==> flow/design.v <==
module sig_16_hw #(parameter K=16,DWIDTH=32,EXPONENT_WIDTH=8, BIAS=8'd127)(input [DWIDTH-1:0] x_in,input clk,start,rst,output reg valid, output [DWIDTH-1:0] y_out);
wire [EXPONENT_WIDTH-1:0] exp_wo_bias,exp_wo_bias_1st;									
wire [K-1:0] c_out;
wire [DWIDTH-1:0] rm_data,rm_pos_1,rm_neg_1;
wire [9:0] cmp_ip,c1_in2,c2_in2,c3_in2,c4_in2,c5_in2,c6_in2,c7_in2,c8_in2,c9_in2,c10_in2,c11_in2,c12_in2,c13_in2,c14_in2,c15_in2,c16_in2;			 
wire cmp_op;
reg x_gre_3,x_neg_pos,x_sp_case,x_sp_case_2nd;
reg x_neg_pos_1st,x_neg_pos_2nd;
reg x_gre_3_2nd;
reg ip_adder_ready;
wire x_gre_3_1st;
wire [$clog2(K)-1:0] pe_addr;
wire [1:0] sp_addr;
wire sp_case;
wire [DWIDTH-1:0] sp_data,rm_neg_calculate_data,rm_neg_data;
wire [EXPONENT_WIDTH+4:0] cmp_ip_1st;
wire [DWIDTH-1:0] rm_neg_05,rm_pos_05;
wire valid_sub_1st,valid_sub_2nd;
reg start_ip;
reg [DWIDTH-1:0] x;
parameter IDLE_WAIT=3'd0,START=3'd1,ADD_WAIT=3'd2,WAIT_1=3'd3,WAIT_2=3'd4,DONE=3'd5;
reg [2:0] present_state, next_state;
wire adder_rst;
assign exp_wo_bias_1st= (x[DWIDTH-2:DWIDTH-EXPONENT_WIDTH-1] - BIAS);							 
assign exp_wo_bias= exp_wo_bias_1st[EXPONENT_WIDTH-1]?(~(exp_wo_bias_1st)+1'b1):(exp_wo_bias_1st);		
assign cmp_ip_1st= exp_wo_bias_1st[EXPONENT_WIDTH-1]?({3'b000,{1'b1,x[DWIDTH-EXPONENT_WIDTH-2:DWIDTH-EXPONENT_WIDTH-11]}>>exp_wo_bias}):(({3'b001,x[DWIDTH-EXPONENT_WIDTH-2:DWIDTH-EXPONENT_WIDTH-11]})<<exp_wo_bias);																																																												  
assign cmp_ip = cmp_ip_1st[EXPONENT_WIDTH+4:3];
assign rm_pos_1=32'b00111111100000000000000000000000;
assign rm_neg_1=32'b00000000000000000000000000000000;
assign rm_neg_05=32'b10111111000000000000000000000000;  
assign rm_pos_05=32'b00111111000000000000000000000000;  
assign y_out=(valid)?(x_sp_case)?sp_data:(x_neg_pos)?(~x_gre_3)?rm_neg_data:rm_neg_1:(~x_gre_3)?rm_data:rm_pos_1:32'h00000000;	 
assign c1_in2 = 10'b0000100101;		 
assign c2_in2 = 10'b0001001010;		 
assign c3_in2 = 10'b0001110000;		 
assign c4_in2 = 10'b0010010101;		 
assign c5_in2 = 10'b0010111011;		 
assign c6_in2 = 10'b0011100000;		 
assign c7_in2 = 10'b0100000110;		 
assign c8_in2 = 10'b0100101011;		 
assign c9_in2 = 10'b0101010001;		 
assign c10_in2 = 10'b0101110111;	 
assign c11_in2 = 10'b0110011110;	 
assign c12_in2 = 10'b0111000101;	 
assign c13_in2 = 10'b0111101101;	 
assign c14_in2 = 10'b1000010111;	 
assign c15_in2 = 10'b1001000110;	 
assign c16_in2 = 10'b1010000000;	 
single_float_adder #(.DWIDTH(DWIDTH),.EXPONENT_WIDTH(EXPONENT_WIDTH),.BIAS(BIAS)) subtractor_neg_1st(.a(rm_data[DWIDTH-1:0]),.b(rm_neg_05),.clk(clk),.rst(adder_rst),.ip_ready(ip_adder_ready),.sum(rm_neg_calculate_data),.valid(valid_sub_1st));
single_float_adder #(.DWIDTH(DWIDTH),.EXPONENT_WIDTH(EXPONENT_WIDTH),.BIAS(BIAS)) subtractor_neg_2nd(.a(rm_pos_05),.b({1'b1,rm_neg_calculate_data[DWIDTH-2:0]}),.clk(clk),.rst(adder_rst),.ip_ready(valid_sub_1st),.sum(rm_neg_data),.valid(valid_sub_2nd));
special_cases #(.DWIDTH(DWIDTH),.EXPONENT_WIDTH(EXPONENT_WIDTH),.K_CLUSTER(K)) sp (.sp_case_in(x),.exp_wo_bias_1st(exp_wo_bias_1st),.exp_wo_bias(exp_wo_bias),.sp_case_clk(clk),.sp_case(sp_case),.sp_case_addr(sp_addr),.x_gre_3(x_gre_3_1st));
comparator #(.CWIDTH(10)) c1 (.c_in1(cmp_ip),.c_in2(c1_in2),.c_clk(clk),.c_rst(rst),.c_out(c_out[0]));
comparator #(.CWIDTH(10)) c2 (.c_in1(cmp_ip),.c_in2(c2_in2),.c_clk(clk),.c_rst(rst),.c_out(c_out[1]));		 
comparator #(.CWIDTH(10)) c3 (.c_in1(cmp_ip),.c_in2(c3_in2),.c_clk(clk),.c_rst(rst),.c_out(c_out[2]));
comparator #(.CWIDTH(10)) c4 (.c_in1(cmp_ip),.c_in2(c4_in2),.c_clk(clk),.c_rst(rst),.c_out(c_out[3]));
comparator #(.CWIDTH(10)) c5 (.c_in1(cmp_ip),.c_in2(c5_in2),.c_clk(clk),.c_rst(rst),.c_out(c_out[4]));
comparator #(.CWIDTH(10)) c6 (.c_in1(cmp_ip),.c_in2(c6_in2),.c_clk(clk),.c_rst(rst),.c_out(c_out[5]));
comparator #(.CWIDTH(10)) c7 (.c_in1(cmp_ip),.c_in2(c7_in2),.c_clk(clk),.c_rst(rst),.c_out(c_out[6]));
comparator #(.CWIDTH(10)) c8 (.c_in1(cmp_ip),.c_in2(c8_in2),.c_clk(clk),.c_rst(rst),.c_out(c_out[7]));
comparator #(.CWIDTH(10)) c9 (.c_in1(cmp_ip),.c_in2(c9_in2),.c_clk(clk),.c_rst(rst),.c_out(c_out[8]));
comparator #(.CWIDTH(10)) c10 (.c_in1(cmp_ip),.c_in2(c10_in2),.c_clk(clk),.c_rst(rst),.c_out(c_out[9]));
comparator #(.CWIDTH(10)) c11 (.c_in1(cmp_ip),.c_in2(c11_in2),.c_clk(clk),.c_rst(rst),.c_out(c_out[10]));
comparator #(.CWIDTH(10)) c12 (.c_in1(cmp_ip),.c_in2(c12_in2),.c_clk(clk),.c_rst(rst),.c_out(c_out[11]));
comparator #(.CWIDTH(10)) c13 (.c_in1(cmp_ip),.c_in2(c13_in2),.c_clk(clk),.c_rst(rst),.c_out(c_out[12]));
comparator #(.CWIDTH(10)) c14 (.c_in1(cmp_ip),.c_in2(c14_in2),.c_clk(clk),.c_rst(rst),.c_out(c_out[13]));
comparator #(.CWIDTH(10)) c15 (.c_in1(cmp_ip),.c_in2(c15_in2),.c_clk(clk),.c_rst(rst),.c_out(c_out[14]));
comparator #(.CWIDTH(10)) c16 (.c_in1(cmp_ip),.c_in2(c16_in2),.c_clk(clk),.c_rst(rst),.c_out(c_out[15]));
priority_encoder #(.K_CLUSTER(K)) pe (.pe_in(c_out),.pe_out(pe_addr));		 
mem_rom_data #(.K_CLUSTER(K),.DWIDTH(DWIDTH)) rm (.rm_addr(pe_addr),.rm_clk(clk),.rm_rst(rst),.rm_data(rm_data));		 
mem_rom_sp_case #(.K_CLUSTER(K),.DWIDTH(DWIDTH)) mrsp (.sp_addr(sp_addr),.sp_clk(clk),.sp_case(sp_case),.sp_data(sp_data));
always@(posedge clk)
begin
if(rst)
	begin start_ip<=1'b0;  end
else
	begin  start_ip<=start;
	if(start)
		x<=x_in;
	end
end
always @(posedge clk)
begin
if(rst)
	begin x_neg_pos_1st<=1'b0; end
else
	begin  x_neg_pos_1st<=x[31]; end
end
always @(posedge clk)
begin
if(rst)
	begin  x_neg_pos_2nd<=1'b0;  x_sp_case_2nd<=1'b0; x_gre_3_2nd<=1'b0; end
else
	begin  x_neg_pos_2nd<=x_neg_pos_1st;  x_sp_case_2nd<=sp_case; x_gre_3_2nd<=x_gre_3_1st;  end
end
always @(posedge clk)
begin
if(rst)
	begin x_neg_pos<=1'b0;  x_sp_case<=1'b0; x_gre_3<=1'b0; end
else
	begin x_neg_pos<=x_neg_pos_2nd; x_sp_case<=x_sp_case_2nd; x_gre_3<=x_gre_3_2nd;end
end
always@(*)
begin
if(rst)
	ip_adder_ready=1'b0;
else
	ip_adder_ready=(present_state==START && start_ip)?(x_sp_case)?0:(x_neg_pos)?(~x_gre_3)?1:0:0:0 ;
end
always @(posedge clk)
begin
if(rst)
	present_state<=0;
else
	present_state<=next_state;
end
assign adder_rst = rst | (present_state==IDLE_WAIT);	 
always @(*)
begin
	case(present_state)
	IDLE_WAIT:begin if(start_ip) begin valid=0; next_state=WAIT_1; end
					else begin valid=0; next_state=IDLE_WAIT; end
			end
	WAIT_1:begin if(!start_ip) begin valid=0; next_state=IDLE_WAIT; end
				else begin valid=0; next_state=WAIT_2; end
		end
	WAIT_2:begin if(!start_ip) begin valid=0; next_state=IDLE_WAIT; end
				else begin valid=0; next_state=START; end
		end
	START:begin if(!start_ip) begin valid=0; next_state=IDLE_WAIT; end
				else if(x_sp_case) begin valid=1; next_state=DONE; end
				else if(x_gre_3) begin valid=1; next_state=DONE; end
				else if(!x_neg_pos) begin valid=1; next_state=DONE; end
				else begin valid=0; next_state=ADD_WAIT; end
		end
	ADD_WAIT:begin if(!start_ip) begin valid=0; next_state=IDLE_WAIT; end
			else if(valid_sub_2nd)begin valid=1; next_state=DONE; end
			else begin valid=0; next_state=ADD_WAIT; end
		end
	DONE:begin if(!start_ip) begin valid=0; next_state=IDLE_WAIT; end
			else begin valid=0; next_state=DONE; end
		end
	default:begin valid=0; next_state=IDLE_WAIT; end
	endcase
end
endmodule
module comparator #(parameter CWIDTH=6)(input [CWIDTH-1:0] c_in1,c_in2, input c_clk,c_rst, output reg c_out);
always @ (posedge c_clk)
begin
if(c_rst)
	c_out <= 0;
else if(c_in1<c_in2)						 
	c_out <= 1;
else
	c_out <= 0;
end
endmodule
module priority_encoder #(parameter K_CLUSTER=4)(input [K_CLUSTER-1:0] pe_in, output reg [$clog2(K_CLUSTER)-1:0] pe_out);
always@(*)
begin
casex(pe_in)
	16'bxxxxxxxxxxxxxxx1: pe_out=4'b0000;
	16'bxxxxxxxxxxxxxx10: pe_out=4'b0001;					 
	16'bxxxxxxxxxxxxx100: pe_out=4'b0010;
	16'bxxxxxxxxxxxx1000: pe_out=4'b0011;
	16'bxxxxxxxxxxx10000: pe_out=4'b0100;	
	16'bxxxxxxxxxx100000: pe_out=4'b0101;
	16'bxxxxxxxxx1000000: pe_out=4'b0110;
	16'bxxxxxxxx10000000: pe_out=4'b0111;
	16'bxxxxxxx100000000: pe_out=4'b1000;
	16'bxxxxxx1000000000: pe_out=4'b1001;
	16'bxxxxx10000000000: pe_out=4'b1010;
	16'bxxxx100000000000: pe_out=4'b1011;
	16'bxxx1000000000000: pe_out=4'b1100;
	16'bxx10000000000000: pe_out=4'b1101;
	16'bx100000000000000: pe_out=4'b1110;
	16'b1000000000000000: pe_out=4'b1111;
	default: pe_out=4'b1111;
endcase
end
endmodule
module mem_rom_data #(parameter K_CLUSTER=4,DWIDTH=32)(input [$clog2(K_CLUSTER)-1:0] rm_addr, input rm_clk, rm_rst, output reg [DWIDTH-1:0] rm_data);
	always @(posedge rm_clk)
	begin
	if(rm_rst)
		rm_data <= 0;
	else
		case(rm_addr)
			4'b0000: rm_data<=32'b00111111000010010101010010101110;	 
			4'b0001: rm_data<=32'b00111111000110111001100100011001;	 
			4'b0010: rm_data<=32'b00111111001011001100000001001101;	 
			4'b0011: rm_data<=32'b00111111001111000011111000101001;	 
			4'b0100: rm_data<=32'b00111111010010011100000101100000;	 
			4'b0101: rm_data<=32'b00111111010101010011000101000100;	 
			4'b0110: rm_data<=32'b00111111010111101010000111110000;	 
			4'b0111: rm_data<=32'b00111111011001100100001111001001;	 
			4'b1000: rm_data<=32'b00111111011011000101010010111110;  
			4'b1001: rm_data<=32'b00111111011100010001011000000000;  
			4'b1010: rm_data<=32'b00111111011101001100010101111000;  
			4'b1011: rm_data<=32'b00111111011101111001101100001010;  
			4'b1100: rm_data<=32'b00111111011110011100011110101001;  
			4'b1101: rm_data<=32'b00111111011110110111010100110001;  
			4'b1110: rm_data<=32'b00111111011111001100011010001000;  
			4'b1111: rm_data<=32'b00111111011111011101011101101100;  
		endcase
	end
endmodule
module special_cases #(parameter DWIDTH=32,EXPONENT_WIDTH=8,K_CLUSTER=4)(input [DWIDTH-1:0] sp_case_in,input [EXPONENT_WIDTH-1:0] exp_wo_bias,exp_wo_bias_1st,input sp_case_clk, output reg [1:0] sp_case_addr, output reg sp_case,x_gre_3);
always@(posedge sp_case_clk)
begin
if(sp_case_in[DWIDTH-2:DWIDTH-EXPONENT_WIDTH-1]==0 && sp_case_in[DWIDTH-EXPONENT_WIDTH-2:0]==0)
	begin
	x_gre_3<=0;
	sp_case<=1; 							 
	sp_case_addr<=2'b00;
	end
else if(sp_case_in[DWIDTH-2:DWIDTH-EXPONENT_WIDTH-1]==255 && sp_case_in[DWIDTH-EXPONENT_WIDTH-2:0]==0 && sp_case_in[DWIDTH-1]==0)
	begin
	x_gre_3<=0;
	sp_case<=1;							 
	sp_case_addr<=2'b01;
	end
else if(sp_case_in[DWIDTH-2:DWIDTH-EXPONENT_WIDTH-1]==255 && sp_case_in[DWIDTH-EXPONENT_WIDTH-2:0]==0 && sp_case_in[DWIDTH-1]==1)
	begin
	x_gre_3<=0;
	sp_case<=1;							 
	sp_case_addr<=2'b10;
	end
else if(sp_case_in[DWIDTH-2:DWIDTH-EXPONENT_WIDTH-1]==0 && sp_case_in[DWIDTH-EXPONENT_WIDTH-2:0]!=0)	
	begin
	x_gre_3<=0;
	sp_case<=1;							 
	sp_case_addr<=2'b00;
	end
else if(sp_case_in[DWIDTH-2:DWIDTH-EXPONENT_WIDTH-1]==255 && sp_case_in[DWIDTH-EXPONENT_WIDTH-2:0]!=0)
	begin
	x_gre_3<=0;
	sp_case<=1;							 
	sp_case_addr<=2'b11;
	end	
else if(exp_wo_bias_1st[EXPONENT_WIDTH-1]==1)
	begin
	x_gre_3<=0;
	sp_case<=0;
	sp_case_addr<=2'b00;
	end
else if(exp_wo_bias==2 && sp_case_in[DWIDTH-EXPONENT_WIDTH-2:0]>=2097152  || exp_wo_bias>=3)	 
	begin																	 
	x_gre_3<=1;
	sp_case<=0;
	sp_case_addr<=2'b00;
	end
else 
	begin
	x_gre_3<=0;
	sp_case<=0;
	sp_case_addr<=2'b00;
	end
end
endmodule
module mem_rom_sp_case #(parameter K_CLUSTER=4,DWIDTH=32)(input [1:0] sp_addr, input sp_clk, sp_case, output reg [DWIDTH-1:0] sp_data);
	always @(posedge sp_clk)
	begin
	if(!sp_case)
		sp_data <= 0;						 
	else
		case(sp_addr)
			2'b00: sp_data<=32'b00111111000000000000000000000000;				 
			2'b01: sp_data<=32'b00111111100000000000000000000000;				 
			2'b10: sp_data<=32'b00000000000000000000000000000000;				 
			2'b11: sp_data<=32'h7fc00000;				 
		endcase
	end
endmodule
module single_float_adder #(parameter DWIDTH=32,EXPONENT_WIDTH=8,BIAS=8'd127)(input [DWIDTH-1:0]a,b,input ip_ready,rst,clk,output reg valid, output [DWIDTH-1:0]sum);
reg a_sign,b_sign;
reg [EXPONENT_WIDTH-1:0] a_exp,b_exp;
reg [DWIDTH-EXPONENT_WIDTH-1:0] a_mantissa,b_mantissa;	 
reg [EXPONENT_WIDTH:0] sub_exp;
reg [EXPONENT_WIDTH-1:0] abs_diff;
reg [DWIDTH-EXPONENT_WIDTH:0] sum_mantissa_add_sub;					
reg [DWIDTH-EXPONENT_WIDTH-1:0] a_mantissa_shift,b_mantissa_shift;	 
reg final_sign,next_sign;															
reg [EXPONENT_WIDTH-1:0] final_exp,next_exp;
reg [DWIDTH-EXPONENT_WIDTH:0] final_mantissa,next_mantissa;
reg valid_sig;
reg [1:0] PS,NS;
parameter IDLE=2'b00;
parameter ADD=2'b01;
parameter NORMALIZE=2'b10;
wire sub_borrow,sum_carry;
assign sum= {final_sign,final_exp,final_mantissa[22:0]};
assign sub_borrow = sum_mantissa_add_sub[24] & (a_sign ^ b_sign);	 
assign sum_carry = final_mantissa[24] & !(a_sign^b_sign);
always@(posedge clk)
begin
	if(PS==IDLE)
		begin
		a_sign<=a[DWIDTH-1];
		b_sign<=b[DWIDTH-1];
		a_exp<=a[DWIDTH-2:DWIDTH-EXPONENT_WIDTH-1];			 
		b_exp<=b[DWIDTH-2:DWIDTH-EXPONENT_WIDTH-1];
		a_mantissa<={1'b1,a[DWIDTH-EXPONENT_WIDTH-2:0]};
		b_mantissa<={1'b1,b[DWIDTH-EXPONENT_WIDTH-2:0]};
		end
end
always@(posedge clk)
begin
	if(rst)
		begin
			final_exp<=0;
			final_sign<=0;
			final_mantissa<=0;
			valid<=0;
			PS<= 0;
		end
	else
		begin
			PS<=NS;
			final_exp<= next_exp;
			final_sign <= next_sign;
			final_mantissa<= next_mantissa;
			valid <= valid_sig;
		end
end
always @(*)
begin
sub_exp=0;
abs_diff=0;
a_mantissa_shift=0;
b_mantissa_shift=0;
next_exp=0;
sum_mantissa_add_sub=0;
next_mantissa=0;
next_sign=0;
valid_sig=0;
NS=IDLE;
case(PS)
IDLE:begin
		valid_sig=0;
		NS=(ip_ready)?ADD:IDLE;
	end
ADD:begin
		sub_exp =  a_exp-b_exp;				 
		abs_diff = sub_exp[EXPONENT_WIDTH]?~(sub_exp[EXPONENT_WIDTH-1:0])+1'b1:sub_exp[EXPONENT_WIDTH-1:0];	 
		a_mantissa_shift = sub_exp[EXPONENT_WIDTH]?a_mantissa >> abs_diff: a_mantissa;		 
		b_mantissa_shift = sub_exp[EXPONENT_WIDTH]?b_mantissa : b_mantissa >> abs_diff;
		next_exp = sub_exp[EXPONENT_WIDTH] ? b_exp:a_exp;			 
		sum_mantissa_add_sub=!(a_sign^b_sign)?a_mantissa_shift+b_mantissa_shift:(a_sign)?b_mantissa_shift-a_mantissa_shift:(b_sign)?a_mantissa_shift-b_mantissa_shift:0;  
		next_mantissa=(sub_borrow) ? ~(sum_mantissa_add_sub)+1'b1 : sum_mantissa_add_sub;	 
		next_sign = ((a_sign & b_sign) || sub_borrow);	 
		valid_sig=0;
		NS=NORMALIZE;
	end
NORMALIZE:begin
			next_exp= final_mantissa[23]? final_exp:(sum_carry)? final_exp+1'b1:final_exp-1'b1;
			next_mantissa=final_mantissa[23]?final_mantissa:(sum_carry)?final_mantissa>>1:final_mantissa<<1;
			valid_sig=final_mantissa[23]?1:0;
			NS = final_mantissa[23]?IDLE:NORMALIZE;
		end
default:begin
		valid_sig=0;
		NS=IDLE;
	end
endcase
end
endmodule
Tool chain data of sig_16_hw
Tool output for the design above, in the order of the flow.
Line numbers count from 1 in the design file above.
The mark -- stands for no value.

set-up
  top module = sig_16_hw
  clock port = clk
  library = sky130hd
  library corner = tt_025C_1v80

After elaboration
Yosys after proc, flatten, opt, wreduce and memory -nomap, before mapping. Memory bits, and registers merged into a memory's read port (data or address), are not among the register bits. Print and check cells are not counted. Equal cells are merged and count once.
Yosys's memory passes give these memory sizes; they may raise the number of words (mostly to a power of two), join words into wider ones and drop unused or constant bits.

bit counts
  flip-flop bits (word level) = 261
  memory bits (read-only) = 368
  clocked read ports x word width = 23
  memories kept = 1
  input bits = 35

memory list
  name              depth  bits a word  rd ports  write ports  line  RTL
  (name not given)  16     23           1         0            187   case(rm_addr)

cells by class
  add/subtract/negate cells = 14
  $lt $le $gt $ge = 17
  equal/unequal tests = 30
  shift operators = 6
  muxes and demuxes = 84
  bitwise logic cells = 14
  reduce/logical cells = 23

operator list
  kind                                                              count
  24-bit two-way mux                                                7
  32-bit two-way mux                                                5
  32-bit parallel mux with 4-bit select                             1
  25-bit two-way mux                                                5
  10-bit by 9-bit < comparator with 1-bit output with constant B    7
  8-bit two-way mux                                                 8
  4-bit parallel mux with 15-bit select                             1
  24-bit by 24-bit subtractor with 25-bit output                    2
  25-bit parallel mux with 2-bit select                             1
  24-bit by 8-bit right shift with 24-bit output                    2
  24-bit by 8-bit right shift with 24-bit output with constant A    2
  24-bit parallel mux with 2-bit select                             1
  1-bit two-way mux                                                 34
  8-bit by 1-bit adder with 8-bit output with constant B            4
  8-bit parallel mux with 2-bit select                              2
  10-bit by 8-bit < comparator with 1-bit output with constant B    3
  24-bit by 24-bit adder with 25-bit output                         1
  25-bit by 1-bit adder with 25-bit output with constant B          1
  25-bit inverter                                                   1
  24-bit by 1-bit adder with 24-bit output with constant B          1
  24-bit inverter                                                   1
  8-bit inverter                                                    3
  3-bit two-way mux                                                 8
  23-bit by 22-bit >= comparator with 1-bit output with constant B  1
  23-bit zero test                                                  1
  23-bit nonzero test                                               1
  10-bit < comparator with constant B                               2
  10-bit by 7-bit < comparator with 1-bit output with constant B    2

Other operator kinds: 44; their cells: 80.

Longest topological paths
Depth = most cells in a row (Yosys ltp): at word level without a register or memory, in the mapped netlist without a sequential cell, where the memories' decode and read muxes count.

depth
  word-level depth = 12
  ABC_AREA = 1
  mapped depth = 46
  depth with buffers taken out = 45

Netlist
Source: synth_stat.txt of the flow (Yosys; design flattened, memories mapped). It holds for the ABC_AREA given above (unset counts as 0); a run with the other value may have another netlist.

cell types
  cell type                  count  total area (µm²)
  sky130_fd_sc_hd__dfxtp_1   133    2.66E+03
  sky130_fd_sc_hd__edfxtp_1  87     2.61E+03
  sky130_fd_sc_hd__nand2_1   600    2252.16
  sky130_fd_sc_hd__nand3_1   263    1.32E+03
  sky130_fd_sc_hd__nor2_1    274    1.03E+03
  sky130_fd_sc_hd__inv_1     197    739.459
  sky130_fd_sc_hd__a21oi_1   125    625.6
  sky130_fd_sc_hd__ha_1      49     613.088
  sky130_fd_sc_hd__o21ai_0   122    610.586
  sky130_fd_sc_hd__xor2_1    34     297.786
  sky130_fd_sc_hd__nor3_1    46     230.221
  sky130_fd_sc_hd__clkbuf_1  55     206.448
  sky130_fd_sc_hd__nand4_1   29     181.424
  sky130_fd_sc_hd__nand2_2   20     125.12
  sky130_fd_sc_hd__o21ai_1   25     125.12
  sky130_fd_sc_hd__nor2_4    10     112.608
  sky130_fd_sc_hd__nand3b_1  14     105.101
  sky130_fd_sc_hd__buf_6     9      101.347

Not listed: further types 43, cells in them 205.

synthesis totals
  standard cells after synthesis = 2297
  synthesis area = 15502.4 µm²
  area of sequential cells = 5275.1 µm²
  flip-flop cells = 220

Timing after synthesis
Source: OpenSTA report_checks on the synthesized netlist (no wires, ideal clock, input and output delay 20% of the period each), path of least setup slack; recovery checks are left aside. Register names are those of the netlist, which keeps one name where synthesis merged equal registers.

timing path post-synthesis
  kind = reg-to-reg
  start point = register subtractor_neg_2nd.b_exp[0]
  end point = register subtractor_neg_2nd.final_mantissa[20]
  clock period = 10.0 ns
  data arrival time = 5.233 ns
  data required time = 9.888 ns
  setup slack = 4.654 ns
  delay of the path = 5.345 ns
  driving pins on the path = 43
  synthesis period reached = 5.346 ns

"delay of the path" is the arrival time less input delay plus setup time.
"driving pins on the path" counts driving pins, that of a launching flip-flop among them; a cell with two outputs on the path counts twice.
"synthesis period reached" = period - worst setup slack (recovery checks aside). The figure is calculated, with input and output delays left at 20% of the set period.
Between the ends stands the longest chain of elaborated cells between them, by number of cells; it is not shown to be the way that was timed. Of several equally long chains one is given.
A line is the first line of the expression or statement that the cell stems from. Yosys adds cells for indexed reads and writes and turns some case tables into memories.

on the way, post-synthesis
  path through = sky130_fd_sc_hd__edfxtp_1 -> sky130_fd_sc_hd__buf_6 -> sky130_fd_sc_hd__inv_4 -> sky130_fd_sc_hd__clkbuf_1 -> sky130_fd_sc_hd__ha_1 -> sky130_fd_sc_hd__nor2_1 -> sky130_fd_sc_hd__nand2_1 -> sky130_fd_sc_hd__nor3_2 -> sky130_fd_sc_hd__nand3_1 -> sky130_fd_sc_hd__nand3_1 -> sky130_fd_sc_hd__nand2_2 -> sky130_fd_sc_hd__a21oi_2 -> sky130_fd_sc_hd__buf_2 -> sky130_fd_sc_hd__o21ai_1 -> sky130_fd_sc_hd__nand2_1 -> sky130_fd_sc_hd__nand2_1 -> sky130_fd_sc_hd__nand2_1 -> sky130_fd_sc_hd__nand3_1 -> [... 7 more ...] -> sky130_fd_sc_hd__nand2_1 -> sky130_fd_sc_hd__o21ai_1 -> sky130_fd_sc_hd__inv_1 -> sky130_fd_sc_hd__nand2_1 -> sky130_fd_sc_hd__nand2_1 -> sky130_fd_sc_hd__a21oi_1 -> sky130_fd_sc_hd__xor2_1 -> sky130_fd_sc_hd__nand2_1 -> sky130_fd_sc_hd__nor3_2 -> sky130_fd_sc_hd__nand4_1 -> sky130_fd_sc_hd__clkinv_1 -> sky130_fd_sc_hd__nand2_1 -> sky130_fd_sc_hd__nand2_1 -> sky130_fd_sc_hd__nand2_1 -> sky130_fd_sc_hd__nand3_1 -> sky130_fd_sc_hd__nand2_1 -> sky130_fd_sc_hd__nand2_1 -> sky130_fd_sc_hd__nand2_1
  cells in the longest elaborated chain = 11

RTL lines, path post-synthesis
  element                                         line  RTL
  from (decl)                                     276   reg [EXPONENT_WIDTH-1:0] a_exp,b_exp;
  from (assign)                                   301   b_exp<=b[DWIDTH-2:DWIDTH-EXPONENT_WIDTH-1];
  7-bit by 8-bit subtractor with 9-bit output     343   sub_exp = a_exp-b_exp;
  8-bit inverter                                  344   abs_diff = sub_exp[EXPONENT_WIDTH]?~(sub_exp[EXPONENT_WIDTH-1:0])+1'b1:sub_exp[EXPONENT_WIDTH-1:0];
  8-bit by 1-bit adder with 8-bit output          344
  8-bit two-way mux                               344
  24-bit by 8-bit right shift with 24-bit output  345   a_mantissa_shift = sub_exp[EXPONENT_WIDTH]?a_mantissa >> abs_diff: a_mantissa;
  24-bit two-way mux                              345
  24-bit by 24-bit subtractor with 25-bit output  348   sum_mantissa_add_sub=!(a_sign^b_sign)?a_mantissa_shift+b_mantissa_shift:(a_sign)?b_mantissa_shift-a_mantissa_s ...
  24-bit inverter                                 349   next_mantissa=(sub_borrow) ? ~(sum_mantissa_add_sub)+1'b1 : sum_mantissa_add_sub;
  24-bit by 1-bit adder with 24-bit output        349
  24-bit two-way mux                              349
  24-bit parallel mux with 2-bit select           337   case(PS)
  to (assign)                                     312   final_mantissa<=0;
  to (assign)                                     321   final_mantissa<= next_mantissa;
  to (decl)                                       284   reg [DWIDTH-EXPONENT_WIDTH:0] final_mantissa,next_mantissa;

Worst path after layout
Path of least setup slack in the final report of run 2 (OpenROAD, finished layout, wires in). Where an end is a register, its clock arrival counts in the times.

timing path post-layout
  kind = reg-to-reg
  start point = register subtractor_neg_2nd.b_exp[0]
  end point = register subtractor_neg_2nd.final_mantissa[22]
  clock period = 10.0 ns
  data arrival time = 7.03 ns
  data required time = 10.42 ns
  setup slack = 3.39 ns
  driving pins on the path = 42

Between the ends stands the longest chain of elaborated cells between them, by number of cells; it is not shown to be the way that was timed. Of several equally long chains one is given.

on the way, post-layout
  path through = sky130_fd_sc_hd__edfxtp_1 -> sky130_fd_sc_hd__buf_6 -> sky130_fd_sc_hd__inv_4 -> sky130_fd_sc_hd__clkbuf_2 -> sky130_fd_sc_hd__ha_1 -> sky130_fd_sc_hd__nor2_1 -> sky130_fd_sc_hd__nand2_1 -> sky130_fd_sc_hd__nor3_2 -> sky130_fd_sc_hd__nand3_1 -> sky130_fd_sc_hd__nand3_1 -> sky130_fd_sc_hd__nand2_2 -> sky130_fd_sc_hd__inv_2 -> sky130_fd_sc_hd__nand2_2 -> sky130_fd_sc_hd__nor2_2 -> sky130_fd_sc_hd__nand2_1 -> sky130_fd_sc_hd__nand3_1 -> sky130_fd_sc_hd__nand2_1 -> sky130_fd_sc_hd__nand2_1 -> [... 6 more ...] -> sky130_fd_sc_hd__fa_1 -> sky130_fd_sc_hd__nand2_1 -> sky130_fd_sc_hd__nand2_1 -> sky130_fd_sc_hd__o21ai_1 -> sky130_fd_sc_hd__inv_1 -> sky130_fd_sc_hd__nand2_1 -> sky130_fd_sc_hd__nand2_1 -> sky130_fd_sc_hd__a21oi_1 -> sky130_fd_sc_hd__xor2_1 -> sky130_fd_sc_hd__nand2_1 -> sky130_fd_sc_hd__nor3_2 -> sky130_fd_sc_hd__nand4_1 -> sky130_fd_sc_hd__clkinv_1 -> sky130_fd_sc_hd__nand4_1 -> sky130_fd_sc_hd__nand3_1 -> sky130_fd_sc_hd__nand3_1 -> sky130_fd_sc_hd__nand2_1 -> sky130_fd_sc_hd__inv_1
  cells in the longest elaborated chain = 11

RTL lines, path post-layout
  element                                         line  RTL
  from (decl)                                     276   reg [EXPONENT_WIDTH-1:0] a_exp,b_exp;
  from (assign)                                   301   b_exp<=b[DWIDTH-2:DWIDTH-EXPONENT_WIDTH-1];
  7-bit by 8-bit subtractor with 9-bit output     343   sub_exp = a_exp-b_exp;
  8-bit inverter                                  344   abs_diff = sub_exp[EXPONENT_WIDTH]?~(sub_exp[EXPONENT_WIDTH-1:0])+1'b1:sub_exp[EXPONENT_WIDTH-1:0];
  8-bit by 1-bit adder with 8-bit output          344
  8-bit two-way mux                               344
  24-bit by 8-bit right shift with 24-bit output  345   a_mantissa_shift = sub_exp[EXPONENT_WIDTH]?a_mantissa >> abs_diff: a_mantissa;
  24-bit two-way mux                              345
  24-bit by 24-bit subtractor with 25-bit output  348   sum_mantissa_add_sub=!(a_sign^b_sign)?a_mantissa_shift+b_mantissa_shift:(a_sign)?b_mantissa_shift-a_mantissa_s ...
  24-bit inverter                                 349   next_mantissa=(sub_borrow) ? ~(sum_mantissa_add_sub)+1'b1 : sum_mantissa_add_sub;
  24-bit by 1-bit adder with 24-bit output        349
  24-bit two-way mux                              349
  24-bit parallel mux with 2-bit select           337   case(PS)
  to (assign)                                     312   final_mantissa<=0;
  to (assign)                                     321   final_mantissa<= next_mantissa;
  to (decl)                                       284   reg [DWIDTH-EXPONENT_WIDTH:0] final_mantissa,next_mantissa;

Lab notebook: sig_16_hw

Measured results for sig_16_hw: 6 stored runs of the Yosys and OpenROAD flow on sky130hd. The settings differ; the order carries no meaning. The constraints put input and output delay at 20% of the set period each and load the outputs with 0.01 pF.
"achieved clock period (ns)" is the run's clock period less its worst setup slack. It is reckoned from that one timing run; input and output delays stay at 20% of the period that was set.
"finish__power__total" is the tool's figure for a default switching activity; nothing was simulated.

settings of run 1
{
  "CELL_PAD_IN_SITES_GLOBAL_PLACEMENT": 0,
  "CORE_UTILIZATION": 67,
  "GPL_ROUTABILITY_DRIVEN": 1,
  "MIN_ROUTING_LAYER": "met2",
  "PLACE_DENSITY_LB_ADDON": 0.03,
  "period_ns": 4.43,
  "CAP_MARGIN": 20,
  "CORE_MARGIN": 2,
  "SLEW_MARGIN": 20
}
report of run 1: did not finish, route, GRT-0116

settings of run 2
{
  "ABC_AREA": 1,
  "CTS_CLUSTER_DIAMETER": 77,
  "GPL_ROUTABILITY_DRIVEN": 0,
  "GPL_TIMING_DRIVEN": 0,
  "PLACE_DENSITY_LB_ADDON": 0.17,
  "SETUP_SLACK_MARGIN": 2.48,
  "period_ns": 10.0,
  "CAP_MARGIN": 20,
  "CORE_MARGIN": 2,
  "CORE_UTILIZATION": 40,
  "SLEW_MARGIN": 20
}
report of run 2
yosys chip area after synthesis (um^2): 15502.4
finish__design__die__area: 40346.7
finish__design__instance__area__stdcell: 17611.9
finish__design__instance__utilization: 0.4578
finish__timing__setup__ws: 3.391
finish__timing__hold__ws: 0.404
finish__power__total: 2.337e-03
achieved clock period (ns): 6.609

settings of run 3
{
  "CAP_MARGIN": 40,
  "CELL_PAD_IN_SITES_GLOBAL_PLACEMENT": 3,
  "CORE_UTILIZATION": 29,
  "GPL_TIMING_DRIVEN": 0,
  "PLACE_DENSITY_LB_ADDON": 0.02,
  "SETUP_SLACK_MARGIN": 1.6,
  "period_ns": 5.6,
  "CORE_MARGIN": 2,
  "SLEW_MARGIN": 20
}
report of run 3
yosys chip area after synthesis (um^2): 15433.6
finish__design__die__area: 55079.4
finish__design__instance__area__stdcell: 20115.5
finish__design__instance__utilization: 0.3828
finish__timing__setup__ws: -0.336
finish__timing__hold__ws: 0.422
finish__power__total: 4.286e-03
achieved clock period (ns): 5.936

settings of run 4
{
  "CAP_MARGIN": 35,
  "CELL_PAD_IN_SITES_DETAIL_PLACEMENT": 2,
  "CORE_UTILIZATION": 40,
  "PLACE_DENSITY": 0.6,
  "period_ns": 10.0,
  "CORE_MARGIN": 2,
  "SLEW_MARGIN": 20
}
report of run 4
yosys chip area after synthesis (um^2): 15433.6
finish__design__die__area: 40170.2
finish__design__instance__area__stdcell: 17392.9
finish__design__instance__utilization: 0.4596
finish__timing__setup__ws: 2.339
finish__timing__hold__ws: 0.452
finish__power__total: 2.411e-03
achieved clock period (ns): 7.661

settings of run 5
{
  "ABC_AREA": 0,
  "CAP_MARGIN": 0,
  "CELL_PAD_IN_SITES_DETAIL_PLACEMENT": 2,
  "CELL_PAD_IN_SITES_GLOBAL_PLACEMENT": 2,
  "CORE_UTILIZATION": 52,
  "CTS_CLUSTER_SIZE": 61,
  "GPL_ROUTABILITY_DRIVEN": 0,
  "MAX_ROUTING_LAYER": "met4",
  "MIN_ROUTING_LAYER": "met2",
  "PLACE_DENSITY_LB_ADDON": 0.24,
  "SLEW_MARGIN": 25,
  "TNS_END_PERCENT": 20,
  "period_ns": 10.0,
  "CORE_MARGIN": 2
}
report of run 5: did not finish, place, DPL-0033

settings of run 6
{
  "CORE_UTILIZATION": 40,
  "PLACE_DENSITY": 0.6,
  "period_ns": 10.0,
  "CAP_MARGIN": 20,
  "CORE_MARGIN": 2,
  "SLEW_MARGIN": 20
}
report of run 6
yosys chip area after synthesis (um^2): 15433.6
finish__design__die__area: 40170.2
finish__design__instance__area__stdcell: 17345.4
finish__design__instance__utilization: 0.4583
finish__timing__setup__ws: 2.322
finish__timing__hold__ws: 0.425
finish__power__total: 2.306e-03
achieved clock period (ns): 7.678
